==> flow/design.v <==
`timescale 1ns / 1ps
module stages_rotation #(parameter data_width=16,angle_width=16,cordic_steps=16,stage_number=1)(
    input clk,
    input nreset,
    input enable,
    input signed [data_width-1:0] x_vec_in,
    input signed [data_width-1:0] y_vec_in,
    input signed [angle_width-1:0]angle_in,
    input signed [angle_width-1:0]target_angle,
    output signed [data_width-1:0] x_vec_out,
    output signed [data_width-1:0] y_vec_out,
    output reg signed [angle_width-1:0]angle_out,
    output reg signed [angle_width-1:0]target_angle_out,
    output reg done
    );
    wire signed [angle_width-1:0] atan [cordic_steps-1:0];
    assign atan[0] = 20'h02000; 
    assign atan[1] = 20'h012E4;
    assign atan[2] = 20'h009FB;
    assign atan[3] = 20'h00511;
    assign atan[4] = 20'h0028B;
    assign atan[5] = 20'h00145;
    assign atan[6] = 20'h000A2;
    assign atan[7] = 20'h00051;
    assign atan[8] = 20'h00028;
    assign atan[9] = 20'h00014;
    assign atan[10] = 20'h0000A;
    assign atan[11] = 20'h00005;
    assign atan[12] = 20'h00002;
    assign atan[13] = 20'h00001;
    assign atan[14] = 20'h00000;
    assign atan[15] = 20'h00000;
    reg signed [data_width-1:0]x_temp_out,y_temp_out;
    assign x_vec_out = x_temp_out;
    assign y_vec_out = y_temp_out;
    always @(posedge clk) begin
        if (~nreset) begin
            x_temp_out <= $signed({data_width{1'b0}});
            y_temp_out <= $signed({data_width{1'b0}});
				angle_out <= 0;
            done <= 1'b0;
        end
        else begin
            if (enable) begin
                if ($signed(target_angle) <= $signed(angle_in)) begin
                    x_temp_out <= x_vec_in + (y_vec_in>>>(stage_number-1));
                    y_temp_out <= y_vec_in - (x_vec_in>>>(stage_number-1));
                    angle_out <= angle_in - atan[stage_number-1];
                end
                else begin
                    x_temp_out <= x_vec_in - (y_vec_in>>>(stage_number-1));
                    y_temp_out <= y_vec_in + (x_vec_in>>>(stage_number-1));
                    angle_out <= angle_in + atan[(stage_number-1)];
                end
                target_angle_out <= target_angle;
                done <= 1'b1;
            end
            else begin
                x_temp_out <= $signed({data_width{1'b0}});
                y_temp_out <= $signed({data_width{1'b0}});
					 angle_out <= 0;
                done <= 1'b0;
            end
        end
    end
endmodule
`timescale 1ns / 1ps
module cordic_rotation_top#(parameter data_width=16,cordic_steps=16,angle_width=20)(
    input clk,
    input nreset,
    input enable,
    input signed [data_width-1:0] x_vec_in,
    input signed [data_width-1:0] y_vec_in,
    input [angle_width-1:0] target_angle,
    output wire signed  [data_width-1:0] x_vec_out,
    output wire signed  [data_width-1:0] y_vec_out,
    output reg done
    );
    wire signed [data_width-1:0] x [0:cordic_steps-1];
    wire signed [data_width-1:0] y [0:cordic_steps-1];
    wire signed [angle_width-1:0] angle_stages [0:cordic_steps-1];
    wire [1:cordic_steps] status;
	 reg signed [data_width-1+16:0] temp_x_vec_out,temp_y_vec_out;
	 wire done_last_stage;
	 reg signed [data_width-1:0] temp_x_vec_in,temp_y_vec_in;
	 reg [angle_width-1:0]temp_t_ang;
	 wire signed [angle_width-1:0] temp_target_angle [0:cordic_steps-1];
	 reg temp_enable;
	 always @(posedge clk) begin
		if(~nreset) begin
			temp_x_vec_in <= {data_width{1'b0}};
			temp_y_vec_in <= {data_width{1'b0}};
			temp_t_ang <= {angle_width{1'b0}};
			temp_enable <= 1'b0;
		end
		else begin
			if (enable) begin
				temp_enable <= 1'b1;				
				if ($signed(target_angle)>=$signed(20'h04000)) begin
				    if ($signed(target_angle)>=$signed(20'h08000)) begin
				        if ($signed(target_angle)>=$signed(20'h0C000)) begin
				            temp_x_vec_in <= x_vec_in;
                            temp_y_vec_in <= y_vec_in;
                            temp_t_ang <= $signed(target_angle) - $signed(20'h10000);
   				        end
				        else begin
				            temp_x_vec_in <= -x_vec_in;
                            temp_y_vec_in <= -y_vec_in;
                            temp_t_ang <= $signed(target_angle) - $signed(20'h08000);
				        end
				    end
				    else begin
                        temp_x_vec_in <= -x_vec_in;
                        temp_y_vec_in <= -y_vec_in;
                        temp_t_ang <= $signed(target_angle) - $signed(20'h08000);
  				    end
				end
                else if ($signed(target_angle)<=$signed(-20'h04000)) begin
                    if ($signed(target_angle)<=$signed(-20'h08000)) begin
                        if ($signed(target_angle)<=$signed(-20'h0C000)) begin
				            temp_x_vec_in <= x_vec_in;
                            temp_y_vec_in <= y_vec_in;
                            temp_t_ang <= $signed(target_angle) + $signed(20'h10000);
                        end
                        else begin
				            temp_x_vec_in <= -x_vec_in;
                            temp_y_vec_in <= -y_vec_in;
                            temp_t_ang <= $signed(target_angle) + $signed(20'h08000);
                        end
                    end
                    else begin
                        temp_x_vec_in <= -x_vec_in;
                        temp_y_vec_in <= -y_vec_in;
                        temp_t_ang <= $signed(target_angle) + $signed(20'h08000);
                    end
                end
				else begin
					temp_x_vec_in <= x_vec_in;
					temp_y_vec_in <= y_vec_in;
					temp_t_ang <= $signed(target_angle);
				end
			end
			else begin
				temp_enable <= 1'b0;
				temp_x_vec_in <= {data_width{1'b0}};
				temp_y_vec_in <= {data_width{1'b0}};
				temp_t_ang <= {angle_width{1'b0}};
			end
		end
	 end
    assign status[1] = temp_enable;
    assign x[0] = temp_x_vec_in;
    assign y[0] = temp_y_vec_in;
    assign angle_stages[0] = {angle_width{1'b0}};
    assign temp_target_angle[0] = temp_t_ang;
    genvar i;
    generate
        for (i=1;i<cordic_steps-1;i=i+1) begin:gen_rotation
            stages_rotation #(
                .data_width(data_width),
                .angle_width(angle_width),
                .cordic_steps(cordic_steps),
                .stage_number(i)
                )
            first(
                .clk(clk),
                .nreset(nreset),
                .enable(status[i]),
                .x_vec_in(x[i-1]),
                .y_vec_in(y[i-1]),
                .angle_in(angle_stages[i-1]),
                .target_angle(temp_target_angle[i-1]),
                .x_vec_out(x[i]),
                .y_vec_out(y[i]),
                .angle_out(angle_stages[i]),
                .target_angle_out(temp_target_angle[i]),
                .done(status[i+1])
                );
        end
    endgenerate
    stages_rotation #(
        .data_width(data_width),
        .angle_width(angle_width),
        .cordic_steps(cordic_steps),
        .stage_number(cordic_steps-1)
        )
    last(
        .clk(clk),
        .nreset(nreset),
        .enable(status[cordic_steps-1]),
        .x_vec_in(x[cordic_steps-2]),
        .y_vec_in(y[cordic_steps-2]),
        .angle_in(angle_stages[cordic_steps-2]),
        .target_angle(temp_target_angle[cordic_steps-2]),
        .x_vec_out(x[cordic_steps-1]),
        .y_vec_out(y[cordic_steps-1]),
        .angle_out(angle_stages[cordic_steps-1]),
        .target_angle_out(temp_target_angle[cordic_steps-1]),
        .done(done_last_stage)
        );
    reg counter;
	assign x_vec_out = temp_x_vec_out[data_width+7:8];
	assign y_vec_out = temp_y_vec_out[data_width+7:8];
	 always @(posedge clk) begin
        if (~nreset) begin
            done <= 1'b0;
        end
        else begin
            done <= done_last_stage;
            if (done_last_stage) begin
                    temp_x_vec_out <= $signed(x[cordic_steps-1])*$signed(16'b0000000010011011);
                    temp_y_vec_out <= $signed(y[cordic_steps-1])*$signed(16'b0000000010011011);
            end
        end
    end
endmodule
* From RTL to reports: cordic_rotation_top
What the tools print for cordic_rotation_top, step after step.
Line numbers count from 1 in the design file above.
Operators carry their Yosys type and port widths (W data, S select, Z words).
Cell names lack the library's common part.
The mark -- stands for no value.
- Top :: cordic_rotation_top
- Clock :: clk
- Cell library :: sky130hd
- Corner :: tt_025C_1v80

* Elaborated design
Source: Yosys, flattened and elaborated. Widths are those after wreduce. Registers that Yosys merges into a memory's read port (data or address) are not register bits. Print and check cells do not count. Equal cells are merged and count once.
- Reduce/logical cells :: 17
- Order comparisons :: 21
- $mul :: 2
- Mux-type cells :: 78
- Add/subtract/negate cells :: 91
** Operators with widths (number)
- $mux W16 :: 42
- $mul A16 B9 Y24 const B :: 2
- $mux W20 :: 20
- $le A20 B20 Y1 :: 14
- $ge A20 B17 Y1 const B :: 2
- $reduce_and A2 Y1 :: 17
- $add A16 B10 Y16 :: 2
- $sub A16 B10 Y16 :: 2
- $add A16 B11 Y16 :: 2
- $sub A16 B11 Y16 :: 2
- $add A16 B12 Y16 :: 2
- $sub A16 B12 Y16 :: 2
- $add A16 B13 Y16 :: 2
- $sub A16 B13 Y16 :: 2
- $add A16 B14 Y16 :: 2
- $sub A16 B14 Y16 :: 2
- $add A16 B15 Y16 :: 2
- $sub A16 B15 Y16 :: 2
- $sub A16 B16 Y16 :: 2
- $add A16 B2 Y16 :: 2
- $sub A16 B2 Y16 :: 2
- $add A16 B3 Y16 :: 2
- $sub A16 B3 Y16 :: 2
- $add A16 B4 Y16 :: 2
- $sub A16 B4 Y16 :: 2
- $add A16 B5 Y16 :: 2
- $sub A16 B5 Y16 :: 2
- $add A16 B6 Y16 :: 2
Other operator kinds: 45; their cells: 68.
- Input port bits :: 55
- Output and inout bits :: 33
- Register bits after elaboration :: 1157

* Longest topological paths
Longest topological path by Yosys (ltp), each cell counted once; first at word level (registers and memories cut), then after technology mapping (sequential cells cut; the memories' decode and read muxes count).
- Depth after elaboration :: 5
- ABC_AREA :: 0
- Mapped depth :: 28
- Gate-level depth less buffers :: 27

* Mapped cells and area
Source: synth_stat.txt of the flow (Yosys; design flattened, memories mapped). It holds for the ABC_AREA given above (unset counts as 0); a run with the other value may have another netlist.
- Flip-flops :: 1109
- Mapped cells :: 8108
- Buffer cells :: 163
- Chip area (Yosys) :: 0.0738108 mm²
** Cells by type
- dfxtp_1 :: number 797, area in all 1.6E+04 µm²
- ha_1 :: number 1082, area in all 1.35E+04 µm²
- edfxtp_1 :: number 312, area in all 9.37E+03 µm²
- xnor2_1 :: number 450, area in all 3941.28 µm²
- nor2_1 :: number 1044, area in all 3.92E+03 µm²
- inv_1 :: number 770, area in all 2.89E+03 µm²
- fa_1 :: number 126, area in all 2.52E+03 µm²
- xor2_1 :: number 283, area in all 2.48E+03 µm²
- a21oi_1 :: number 487, area in all 2.44E+03 µm²
- o21ai_0 :: number 378, area in all 1.89E+03 µm²
- a21o_1 :: number 251, area in all 1.88E+03 µm²
- nor3_1 :: number 286, area in all 1.43E+03 µm²
- nand2_1 :: number 355, area in all 1.33E+03 µm²
- and3_1 :: number 116, area in all 725.696 µm²
- nor2b_1 :: number 116, area in all 725.696 µm²
- o21bai_1 :: number 81, area in all 608.083 µm²
- o21a_1 :: number 79, area in all 593.069 µm²
- clkbuf_1 :: number 149, area in all 559.286 µm²
Other cell types: 70; their cells: 946.
The figures by module come from a second, unflattened synthesis with its own total; it is not the netlist above.
- Cells (unflattened synthesis) :: 9079
- Area (unflattened synthesis) :: 0.081801 mm²
Each row is one instance without its submodules.
** Modules
- cordic_rotation_top :: sequential area 0.002042 mm², cells 815, times used 1, area 0.0079364 mm²
- stages_rotation :: sequential area 0.0016416 mm², cells 608, times used 1, area 0.0050961 mm²
- stages_rotation :: sequential area 0.0016616 mm², cells 578, times used 1, area 0.0050836 mm²
- stages_rotation :: sequential area 0.0016616 mm², cells 581, times used 1, area 0.0050686 mm²
- stages_rotation :: sequential area 0.0016616 mm², cells 555, times used 1, area 0.0050661 mm²
- stages_rotation :: sequential area 0.0016616 mm², cells 561, times used 1, area 0.0050636 mm²
- stages_rotation :: sequential area 0.0016616 mm², cells 564, times used 1, area 0.0050574 mm²
- stages_rotation :: sequential area 0.0016616 mm², cells 585, times used 1, area 0.0050261 mm²
- stages_rotation :: sequential area 0.0016616 mm², cells 554, times used 1, area 0.0050061 mm²
- stages_rotation :: sequential area 0.0016616 mm², cells 558, times used 1, area 0.0049848 mm²
- stages_rotation :: sequential area 0.0016616 mm², cells 554, times used 1, area 0.004946 mm²
- stages_rotation :: sequential area 0.0016616 mm², cells 548, times used 1, area 0.0049397 mm²
- stages_rotation :: sequential area 0.0016616 mm², cells 552, times used 1, area 0.0049185 mm²
- stages_rotation :: sequential area 0.0016616 mm², cells 529, times used 1, area 0.0048822 mm²
Further modules, not shown: 2.

* Path before layout
Source: OpenSTA report_checks on the synthesized netlist (no wires, ideal clock, input and output delay 20% of the period each), path of least setup slack; recovery checks are left aside. Register names are those of the netlist, which keeps one name where synthesis merged equal registers.
- Path type :: register -> register
- From :: register (name not given)
- To :: register gen_rotation[12].first.x_temp_out[15]
- Arrival :: 5577 ps
- Library setup time :: 128 ps
- Setup slack :: 295 ps
- Stages :: 27
- Data required time :: 5872 ps
- Delay of the path :: 5705 ps
- Launch time at the first pin :: 0 ps
- Clock period :: 6000 ps
- Period reached after synthesis :: 5705 ps
"delay of the path" = arrival - input delay + setup time.
"stages" counts driving pins, that of a launching flip-flop among them; a cell with two outputs on the path counts twice.
"period reached after synthesis" is the clock period less the worst setup slack; recovery checks do not enter. This is arithmetic on one report: input and output delays are still those of the set period (20% each).
The rows between start and end are the longest chain of elaborated cells between them; the timing report does not say that the signal goes this way. Where chains are equally long, one stands for them.
A line is the first line of the expression or statement that the cell stems from. Yosys adds cells for indexed reads and writes and turns some case tables into memories.
At most two assigning lines are given for a register; there are more.
- Path through :: edfxtp_1 ha_1 a21o_1 a21o_1 a21o_1 a21o_1 a221o_1 a221oi_1 nor2_1 a211oi_1 clkbuf_1 buf_1 nand2_1 o21ai_0 ha_1 a21o_1 a21o_1 a21o_1 a21oi_1 nor2b_1 o21a_1 o31a_1 o41ai_1 o21ai_0 a31oi_1 xnor2_1 nor2_1
- Cells in the longest elaborated chain :: 2
** RTL lines, path after synthesis
- start, declared :: RTL line 13
- start, assigned :: RTL line 55
- $le A20 B20 Y1 :: RTL line 45
- $mux W16 :: RTL line 45
- end, assigned :: RTL line 46 : x_temp_out <= x_vec_in + (y_vec_in>>>(stage_number-1));
- end, assigned :: RTL line 51 : x_temp_out <= x_vec_in - (y_vec_in>>>(stage_number-1));
- end, declared :: RTL line 33 : reg signed [data_width-1:0]x_temp_out,y_temp_out;

* Timing after layout
Path of least setup slack in the final report of flow run A (OpenROAD, finished layout, wires in). Where an end is a register, its clock arrival counts in the times.
The path's times are printed in steps of 10 ps; the period is the one set.
- Path type :: register -> register
- From :: register (name not given)
- To :: register gen_rotation[13].first.angle_out[19]
- Stages :: 22
- Launch time at the first pin :: 700 ps
- Data required time :: 6580 ps
- Clock period :: 6000 ps
- Library setup time :: 130 ps
- Arrival :: 6290 ps
- Setup slack :: 290 ps
The rows between start and end are the longest chain of elaborated cells between them; the timing report does not say that the signal goes this way. Where chains are equally long, one stands for them.
At most two assigning lines are given for a register; there are more.
- Path through :: edfxtp_1 ha_1 nand4_1 nor4_1 buf_4 a21bo_2 and3_1 o21ai_2 buf_4 ha_1 a21oi_1 o21bai_1 a21oi_1 o21bai_1 a21oi_1 o21ai_0 o41ai_1 o21ai_0 o41ai_1 buf_4 xnor2_1 nor2_1
- Cells in the longest elaborated chain :: 2
** RTL lines, path after layout
- start, declared :: RTL line 13
- start, assigned :: RTL line 55
- $le A20 B20 Y1 :: RTL line 45
- $mux W20 :: RTL line 45
- end, assigned :: RTL line 48 : angle_out <= angle_in - atan[stage_number-1];
- end, assigned :: RTL line 53 : angle_out <= angle_in + atan[(stage_number-1)];
- end, declared :: RTL line 12 : output reg signed [angle_width-1:0]angle_out,

Data sheet: physical implementation of cordic_rotation_top

Stored flow runs of cordic_rotation_top (3 of them; Yosys, OpenROAD, sky130hd). They differ in their settings and are not a sequence. Constraints: input delay and output delay 20% of the set period each, output load 0.01 pF.
By "worst setup path time" is meant the share of the clock period that the worst setup path is allowed (20% is reserved at inputs, 20% at outputs), minus its slack. Clock arrival times at its registers enter into it.
"worst setup path time" is given in steps of 10 ps.

** Flow run A
- Settings :: CAP_MARGIN=5; CELL_PAD_IN_SITES_DETAIL_PLACEMENT=0; CORE_UTILIZATION=71; PLACE_DENSITY=0.6; SLEW_MARGIN=15; TNS_END_PERCENT=10; period_ns=6.0; CORE_MARGIN=2
- Worst setup path time :: 5710 ps
- Critical path kind :: register -> register
- Post-route worst hold slack :: 439 ps
- Utilization of the finished layout :: 0.779
- Die outline area :: 0.106553 mm²
- Synthesized cell area :: 0.0738108 mm²
- Worst slack on setup checks :: 286 ps

** Flow run B
- Settings :: CORE_ASPECT_RATIO=0.68; CTS_CLUSTER_SIZE=27; GPL_TIMING_DRIVEN=0; HOLD_SLACK_MARGIN=0.16; MAX_ROUTING_LAYER=met5; period_ns=6.0; CAP_MARGIN=20; CORE_MARGIN=2; CORE_UTILIZATION=40; SLEW_MARGIN=20
- Worst setup path time :: 5740 ps
- Critical path kind :: register -> register
- Post-route worst hold slack :: 436 ps
- Utilization of the finished layout :: 0.454
- Die outline area :: 0.188044 mm²
- Synthesized cell area :: 0.0738108 mm²
- Worst slack on setup checks :: 262 ps

** Flow run C
- Settings :: CORE_UTILIZATION=54; PLACE_DENSITY=0.6; period_ns=5.86; CAP_MARGIN=20; CORE_MARGIN=2; SLEW_MARGIN=20
- Worst setup path time :: 5510 ps
- Critical path kind :: register -> register
- Post-route worst hold slack :: 438 ps
- Utilization of the finished layout :: 0.605
- Die outline area :: 0.139659 mm²
- Synthesized cell area :: 0.0738108 mm²
- Worst slack on setup checks :: 348 ps
